==> flow/design.v <==
`timescale 1ns/10ps
module ELA(clk, rst, ready, in_data, data_rd, req, wen, addr, data_wr, done);
	input					clk;
	input					rst;
	input					ready;
	input			[7:0]	in_data;
	input			[7:0]	data_rd;
	output	reg				req;
	output	reg				wen;
	output	reg		[12:0]	addr;
	output	reg		[7:0]	data_wr;
	output	reg				done;
reg					[7:0]	S_buffer	[127:0];
reg					[7:0]	L_buffer	[2:0];
reg					[8:0]	result;
reg					[2:0]	control;
reg					[7:0]	timer_s;
wire				[8:0]	d11;
wire				[8:0]	d22;
wire				[8:0]	d33;
wire				[7:0]	d1;
wire				[7:0]	d2;
wire				[7:0]	d3;
assign 				d11 = (L_buffer[2] - S_buffer[0]);
assign				d22 = (L_buffer[1] - S_buffer[1]);
assign				d33 = (L_buffer[0] - S_buffer[2]);
assign 				d1 = d11[8] ? -d11[7:0] : d11[7:0];
assign				d2 = d22[8] ? -d22[7:0] : d22[7:0];
assign				d3 = d33[8] ? -d33[7:0] : d33[7:0];
reg					[1:0]	min;
reg         		[2:0]	state;
reg         		[2:0]	next_state;
parameter   		Rowf      	= 3'd0;
parameter   		comp      	= 3'd1;
parameter   		read       	= 3'd2;
parameter   		fish       	= 3'd3;
parameter   		stop        = 3'd4;
integer 			i;
always @(posedge clk or posedge rst)
begin
	if (rst)
	begin
		timer_s <= 8'd0;
	end
	else if ((control == 3'd0 && timer_s == 8'd130) || (control == 3'd1 && timer_s == 8'd131) ||(control == 3'd2 && timer_s == 8'd128) || control == 3'd4)
	begin
		timer_s <= 8'd0;
	end
	else
	begin
		timer_s <= timer_s + 8'd1;
	end
end
always @(posedge clk or posedge rst)
begin
	if (rst)
	begin
		req <= 1'd0;
	end
	else if (timer_s == 8'd0 && !(control == 3'd2) && !(control == 3'd4))
	begin
		req <= 1'd1;
	end
	else
	begin
		req <= 1'd0;
	end
end
always @(posedge clk)
begin
	if (rst)
	begin
	end
	else if ((control == 3'd0 && timer_s >= 8'd129) || (control == 3'd1 && timer_s == 8'd0) || (control == 3'd2 && timer_s == 8'd128))
	begin
	end
	else if (control == 3'd2)
	begin
		S_buffer[0] <= S_buffer[127];
		for(i=1; i<128; i=i+1)
		begin
			S_buffer[i] <= S_buffer[i-1];
		end
	end
	else if (timer_s <= 8'd128)
	begin
		S_buffer[0] <= in_data;
		for(i=1; i<128; i=i+1)
		begin
			S_buffer[i] <= S_buffer[i-1];
		end
	end
end
always @(posedge clk or posedge rst) 
begin
	if (rst) 
	begin
		L_buffer[0] <= 8'd0;
		L_buffer[2] <= 8'd0;
		L_buffer[1] <= 8'd0;
	end
	else if ((control == 3'd0 && timer_s >= 8'd129) || (control == 3'd1 && timer_s == 8'd0) || (control == 3'd2 && timer_s == 8'd128))
	begin
		L_buffer[0] <= L_buffer[0];
		L_buffer[2] <= L_buffer[2];
		L_buffer[1] <= L_buffer[1];
	end
	else if (control == 3'd2)
	begin
		L_buffer[0] <= L_buffer[2];
		L_buffer[2] <= L_buffer[1];
		L_buffer[1] <= L_buffer[0];
	end
	else if (timer_s <= 8'd128)
	begin
		L_buffer[0] <= S_buffer[127];
		L_buffer[2] <= L_buffer[1];
		L_buffer[1] <= L_buffer[0];
	end
end
always @(*)
begin
	if (timer_s == 8'd3)
	begin
		min = 2'd2;
	end
	else if ((d1 == d3) && (d2 == d3))
	begin
		min = 2'd0;
	end
	else if (d1 <= d3)
	begin
		if (d2 <= d1)
		begin
			min = 2'd2;
		end
		else 
		begin
			min = 2'd1;
		end
	end
	else 
	begin
		if (d2 <= d3)
		begin
			min = 2'd2;
		end
		else 
		begin
			min = 2'd3;
		end
	end
end
always @(posedge clk or posedge rst)
begin
	if (rst) 
	begin
		result <= 9'd0;
	end
	else if (control == 3'd1)
	begin
		if (timer_s == 8'd130)
		begin
			result <= ((S_buffer[0] + L_buffer[0]) >> 1);
		end
		else
		begin
			case(min)
			2'd0: result <= ((S_buffer[0] + (S_buffer[1] * 2) + S_buffer[2] + L_buffer[0] + (L_buffer[1] * 2) + L_buffer[2]) / 8);
			2'd1: result <= ((S_buffer[0] + L_buffer[2]) >> 1);
			2'd2: result <= ((S_buffer[1] + L_buffer[1]) >> 1);
			2'd3: result <= ((S_buffer[2] + L_buffer[0]) >> 1);
			endcase
		end
	end
end
always @(posedge clk or posedge rst)
 begin
	if (rst) 
	begin
		wen <= 1'd0;
	end
	else if (control == 3'd3 || control == 3'd4)
	begin
		wen <= 1'd0;
	end
	else
	begin
		wen <= 1'd1;
	end
end
always @(posedge clk or posedge rst) 
begin
	if (rst) 
	begin
		addr <= 13'd0;
	end
	else if((control == 3'd0 && timer_s <= 8'd2) || (control == 3'd1 && timer_s <= 8'd4) || control == 3'd4)
	begin
		addr <= addr;
	end
	else 
	begin
		addr <= addr + 13'd1;	
	end
end
always @(posedge clk or posedge rst) 
begin
	if (rst) 
	begin
		data_wr <= 8'd0;
	end
	else if (control == 3'd0)
	begin
		data_wr <= S_buffer[0];
	end
	else if (control == 3'd1)
	begin
		data_wr <= result;
	end
	else
	begin
		data_wr <= S_buffer[127];
	end
end
always @(posedge clk or posedge rst) 
begin
	if (rst) 
	begin
		done <= 1'd0;
	end
	else if (control == 3'd3) 
	begin
		done <= 1'd1;
	end
end
always @(posedge clk or posedge rst)
begin
    if (rst)	state <= stop;
    else 		state <= next_state;
end
always @(*) 
begin
    case(state)
    	stop:
    	begin
    		if(ready == 1'b0) next_state = stop;
    		else              next_state = Rowf;
    	end
    	Rowf :
    	begin
    		if(timer_s == 8'd130) next_state = comp;
    		else                 next_state = Rowf;
    	end
    	comp :
    	begin
    		if(timer_s == 8'd131) next_state = read;
    		else                 next_state = comp;
    	end
    	read :
    	begin
    		if(addr == 13'd8062)      next_state = fish;
    		else if(timer_s == 8'd128)next_state = comp;
    		else                     next_state = read;
    	end
    	fish : next_state = fish;
    	default : next_state = stop;
    endcase
end
always @(*) 
begin
    case(state)
    	Rowf : control = 3'd0;
    	comp : control = 3'd1;
    	read : control = 3'd2;
    	fish : control = 3'd3;
    	stop : control = 3'd4;
    	default : control = 3'd4;
    endcase
end
endmodule
# Tool chain data of ELA
# What the tools print for ELA, step after step.
# Lines are those of the file above, counted from 1.
# Operators carry their Yosys type and port widths (W data, S select, Z words).
# A cell with -- has no value.
[design]
top = "ELA"
clk_port = "clk"
library = "sky130hd"
pvt_corner = "tt_025C_1v80"

# Word-level counts
# Source: Yosys, flattened and elaborated. Widths are those after wreduce. Registers that Yosys merges into a memory's read port (data or address) are not register bits. Print and check cells do not count. Equal cells are merged and count once.
[op_classes]
n_addsub = 17
cmp = 7
eq_ne = 18
mux = 284
n_logic = 2
reduce_and_logical = 27
[ops]
columns = ["op", "n"]
rows = [
  ["$mux W8", 269],
  ["$add A8 B8 Y9", 4],
  ["$pmux W8 S4", 1],
  ["$sub A8 B8 Y9", 3],
  ["$le A8 B8 Y1", 3],
  ["$eq A8 B8 Y1 const B", 3],
  ["$neg A8 Y8", 3],
  ["$add A11 B8 Y11", 2],
  ["$eq A8 B8 Y1", 2],
  ["$pmux W3 S5", 1],
  ["$mux W2", 7],
  ["$add A13 B1 Y13 const B", 1],
  ["$eq A13 B13 Y1 const B", 1],
  ["$eq A3 B2 Y1 const B", 4],
  ["$pmux W3 S4", 1],
  ["$add A10 B8 Y11", 1],
  ["$add A11 B9 Y11", 1],
  ["$logic_and A1 B1 Y1", 10],
  ["$add A8 B9 Y10", 1],
  ["$logic_or A1 B1 Y1", 8],
  ["$add A8 B1 Y8 const B", 1],
  ["$le A8 B2 Y1 const B", 1],
  ["$eq A8 B2 Y1 const B", 1],
  ["$le A8 B3 Y1 const B", 1],
  ["$ge A8 B8 Y1 const B", 1],
  ["$le A8 B8 Y1 const B", 1],
  ["$logic_not A8 Y1", 1],
  ["$eq A3 B1 Y1 const B", 2],
]
# Not listed: further kinds 12, cells in them 20.
[word_totals]
reg_bits = 1091
in_bits = 19
word_cells = 494

# Longest topological paths
# Depth = most cells in a row (Yosys ltp): at word level without a register or memory, in the mapped netlist without a sequential cell, where the memories' decode and read muxes count.
[logic_depth]
depth_word = 11
abc_area = 1
ltp_mapped = 30
depth_no_buf = 30

# Synthesis result
# The flow's flattened synthesis, as Yosys stat reports it; memories are mapped. The netlist is that of the ABC_AREA named above (0 if unset); the other value can give another one.
[mapped]
stdcells = 2105
mapped_area_um2 = 38697.1
seqArea_um2 = 32477.4
ffs = 1093
buffers = 17
[by_type]
columns = ["cell", "n", "type_area_um2"]
rows = [
  ["sky130_fd_sc_hd__edfxtp_1", 1024, 3.07E+04],
  ["sky130_fd_sc_hd__dfrtp_1", 68, 1.7E+03],
  ["sky130_fd_sc_hd__ha_1", 96, 1.2E+03],
  ["sky130_fd_sc_hd__nand2_1", 215, 807.024],
  ["sky130_fd_sc_hd__fa_1", 38, 760.73],
  ["sky130_fd_sc_hd__inv_1", 201, 754.474],
  ["sky130_fd_sc_hd__xor2_1", 40, 350.336],
  ["sky130_fd_sc_hd__nor2_1", 86, 322.81],
  ["sky130_fd_sc_hd__nand3_1", 59, 295.283],
  ["sky130_fd_sc_hd__o21ai_0", 59, 295.283],
  ["sky130_fd_sc_hd__a21oi_1", 58, 290.278],
  ["sky130_fd_sc_hd__nand4_1", 20, 125.12],
  ["sky130_fd_sc_hd__xnor2_1", 11, 96.342],
  ["sky130_fd_sc_hd__o21bai_1", 12, 90.086],
  ["sky130_fd_sc_hd__o221ai_1", 9, 78.826],
  ["sky130_fd_sc_hd__o211ai_1", 10, 75.072],
  ["sky130_fd_sc_hd__nand2_2", 10, 62.56],
  ["sky130_fd_sc_hd__nor3_1", 12, 60.058],
]
# Other cell types: 33; their cells: 77.

# Worst setup path after synthesis
# Source: OpenSTA report_checks on the synthesized netlist (no wires, ideal clock, input and output delay 20% of the period each), path of least setup slack; recovery checks are left aside. Register names are those of the netlist, which keeps one name where synthesis merged equal registers.
[synth_timing]
kind = "input to register"
start = "input port rst"
end = "register S_buffer[0][0]"
period_ns = 10.0
in_delay_ns = 2.000
launch_ns = 2.000
t_arrival_ns = 43.899
t_required_ns = 7.552
setup_slack_ns = -36.346
delay_ns = 44.347
driving_pins = 1
path_buffers = 0
synth_period_reached_ns = 46.346
# "delay_ns" is the arrival time less input delay plus setup time.
# "driving_pins": output pins that drive a net of the path, with the launching flip-flop's if there is one; two outputs of one cell count as two.
# "synth_period_reached_ns" is the clock period less the worst setup slack; recovery checks do not enter. This is arithmetic on one report: input and output delays are still those of the set period (20% each).
# Between the ends stands the longest chain of elaborated cells between them, by number of cells; it is not shown to be the way that was timed. Of several equally long chains one is given.
# Each line given opens the expression or statement behind the cell; cells for indexed reads and writes are added by Yosys, which also makes memories of some case tables.
[synth_between]
cell_sequence = "sky130_fd_sc_hd__nor2_1"
elab_chain_cells = 2
cone_cells = 2
cone_lines = 0
cone_classes = "logic: 1; reduce/logical: 1"
[synth_lines]
columns = ["element", "line", "rtl"]
rows = [
  ["start, declared", 4, "input rst;"],
  ["$not A1 Y1", "--", ""],
  ["$reduce_and A3 Y1", "--", ""],
  ["end, assigned", 79, "S_buffer[0] <= S_buffer[127];"],
  ["end, assigned", 87, "S_buffer[0] <= in_data;"],
  ["end, declared", 13, "reg [7:0] S_buffer [127:0];"],
]

# Timing after layout
# From the final timing report of flow run A: the path of least setup slack in the routed layout; clock arrival at registers is part of the times.
[layout_timing]
kind = "register to register"
start = "register L_buffer[0][0]"
end = "register result[7]"
period_ns = 6.97
launch_ns = 0.63
t_arrival_ns = 5.35
t_required_ns = 7.49
setup_slack_ns = 2.15
driving_pins = 28
path_buffers = 0
# Between the ends stands the longest chain of elaborated cells between them, by number of cells; it is not shown to be the way that was timed. Of several equally long chains one is given.
# A register here has more assigning lines than the two given.
[layout_between]
cell_sequence = "sky130_fd_sc_hd__dfrtp_1 > sky130_fd_sc_hd__inv_1 > sky130_fd_sc_hd__ha_1 > sky130_fd_sc_hd__fa_1 > sky130_fd_sc_hd__inv_1 > sky130_fd_sc_hd__nand3_1 > sky130_fd_sc_hd__nand2_1 > sky130_fd_sc_hd__a21oi_2 > sky130_fd_sc_hd__nand2_1 > sky130_fd_sc_hd__nand2_1 > sky130_fd_sc_hd__inv_2 > sky130_fd_sc_hd__nand3_1 > sky130_fd_sc_hd__nand2_1 > sky130_fd_sc_hd__xor2_1 > sky130_fd_sc_hd__inv_1 > sky130_fd_sc_hd__ha_1 > sky130_fd_sc_hd__a21boi_2 > sky130_fd_sc_hd__nand4_2 > sky130_fd_sc_hd__nor2_2 > sky130_fd_sc_hd__nor2_2 > sky130_fd_sc_hd__nand3_1 > sky130_fd_sc_hd__inv_2 > sky130_fd_sc_hd__o21ai_0 > sky130_fd_sc_hd__nand3_1 > sky130_fd_sc_hd__nor2_1 > sky130_fd_sc_hd__nand2_1 > sky130_fd_sc_hd__nand2_1 > sky130_fd_sc_hd__nand2_1"
elab_chain_cells = 11
cone_cells = 23
cone_lines = 11
cone_classes = "add/sub: 7; compare: 2; eq/ne: 5; mux: 7; reduce/logical: 2"
[layout_lines]
columns = ["element", "line", "rtl"]
rows = [
  ["start, declared", 14, "reg [7:0] L_buffer [2:0];"],
  ["start, assigned", 104, "L_buffer[0] <= L_buffer[0];"],
  ["start, assigned", 110, "L_buffer[0] <= L_buffer[2];"],
  ["$sub A8 B8 Y9", 26, "assign d33 = (L_buffer[0] - S_buffer[2]);"],
  ["$neg A8 Y8", 29, "assign d3 = d33[8] ? -d33[7:0] : d33[7:0];"],
  ["$mux W8", 29, ""],
  ["$le A8 B8 Y1", 144, "if (d2 <= d3)"],
  ["$mux W1", 144, ""],
  ["$mux W2", 131, "else if (d1 <= d3)"],
  ["$mux W2", 127, "else if ((d1 == d3) && (d2 == d3))"],
  ["$mux W2", 123, "if (timer_s == 8'd3)"],
  ["$eq A2 B2 Y1", 168, "case(min)"],
  ["$pmux W8 S4", 168, ""],
  ["$mux W8", 162, "if (timer_s == 8'd130)"],
  ["end, assigned", 164, "result <= ((S_buffer[0] + L_buffer[0]) >> 1);"],
  ["end, assigned", 169, "2'd0: result <= ((S_buffer[0] + (S_buffer[1] * 2) + S_buffer[2] + L_buffer[0] + (L_buffer[1] * 2) + L_buffer[2 ..."],
]

# Record of 4 stored runs of the RTL-to-layout flow on ELA, platform sky130hd. The runs are unordered. Constraints: input delay and output delay 20% of the set period each, output load 0.01 pF.
# "achieved_period_ns": clock period set for the run, less the worst setup slack. It is reckoned from that one timing run; input and output delays stay at 20% of the period that was set.
# "timing.worst_path_ns" means the part of the period allowed to the worst setup path (the constraints hold back 20% at inputs and 20% at outputs) less its slack; where the path has registers, the arrival times of their clocks count too.
# "power_uw" is the tool's figure for a default switching activity; nothing was simulated.

[[run]]
name = "flow run A"
[run.settings]
ABC_AREA = 1
CAP_MARGIN = 15
CELL_PAD_IN_SITES_GLOBAL_PLACEMENT = 1
CORE_ASPECT_RATIO = 1.14
CORE_UTILIZATION = 55
CTS_CLUSTER_SIZE = 75
GPL_TIMING_DRIVEN = 0
MIN_ROUTING_LAYER = "met1"
PLACE_DENSITY = 0.84
SLEW_MARGIN = 40
period_ns = 6.97
CORE_MARGIN = 2
[run.results]
cell_area_final_um2 = 44526.5
power_uw = 14604
achieved_period_ns = 4.824
synthesis_area_um2 = 38697.1
fin_util_pct = 64.1
setupTns_ns = 0.000
dieArea_um2 = 72500.4
ws_hold_ns = 0.413
timing.worst_path_ns = 4.82
critical_path_kind = "register to register"
setup_ws_ns = 2.146

[[run]]
name = "flow run B"
[run.settings]
CAP_MARGIN = 20
CELL_PAD_IN_SITES_DETAIL_PLACEMENT = 1
CORE_ASPECT_RATIO = 1.78
CORE_MARGIN = 7
CORE_UTILIZATION = 17
CTS_CLUSTER_SIZE = 85
GPL_ROUTABILITY_DRIVEN = 0
GPL_TIMING_DRIVEN = 0
HOLD_SLACK_MARGIN = 0.15
MAX_ROUTING_LAYER = "met4"
MIN_ROUTING_LAYER = "met1"
PLACE_DENSITY_LB_ADDON = 0.03
SLEW_MARGIN = 5
TNS_END_PERCENT = 90
period_ns = 10.8
[run.results]
cell_area_final_um2 = 46824.9
power_uw = 9294
achieved_period_ns = 6.467
synthesis_area_um2 = 38577.0
fin_util_pct = 20.7
setupTns_ns = 0.000
dieArea_um2 = 241016.0
ws_hold_ns = 0.408
timing.worst_path_ns = 6.47
critical_path_kind = "register to register"
setup_ws_ns = 4.333

[[run]]
name = "flow run C"
[run.settings]
period_ns = 10.0
CAP_MARGIN = 20
CORE_MARGIN = 2
CORE_UTILIZATION = 40
SLEW_MARGIN = 20
[run.results]
cell_area_final_um2 = 43668.1
power_uw = 9259
achieved_period_ns = 6.023
synthesis_area_um2 = 38577.0
fin_util_pct = 45.8
setupTns_ns = 0.000
dieArea_um2 = 98941.7
ws_hold_ns = 0.373
timing.worst_path_ns = 6.02
critical_path_kind = "register to register"
setup_ws_ns = 3.977

[[run]]
name = "flow run D"
[run.settings]
CAP_MARGIN = 20
CELL_PAD_IN_SITES_DETAIL_PLACEMENT = 1
CORE_ASPECT_RATIO = 1.78
CORE_MARGIN = 7
CORE_UTILIZATION = 17
CTS_CLUSTER_SIZE = 85
GPL_ROUTABILITY_DRIVEN = 0
GPL_TIMING_DRIVEN = 0
MAX_ROUTING_LAYER = "met4"
MIN_ROUTING_LAYER = "met1"
PLACE_DENSITY_LB_ADDON = 0.03
SLEW_MARGIN = 5
TNS_END_PERCENT = 50
period_ns = 11.0
[run.results]
cell_area_final_um2 = 46824.9
power_uw = 9125
achieved_period_ns = 6.467
synthesis_area_um2 = 38577.0
fin_util_pct = 20.7
setupTns_ns = 0.000
dieArea_um2 = 241016.0
ws_hold_ns = 0.408
timing.worst_path_ns = 6.47
critical_path_kind = "register to register"
setup_ws_ns = 4.533
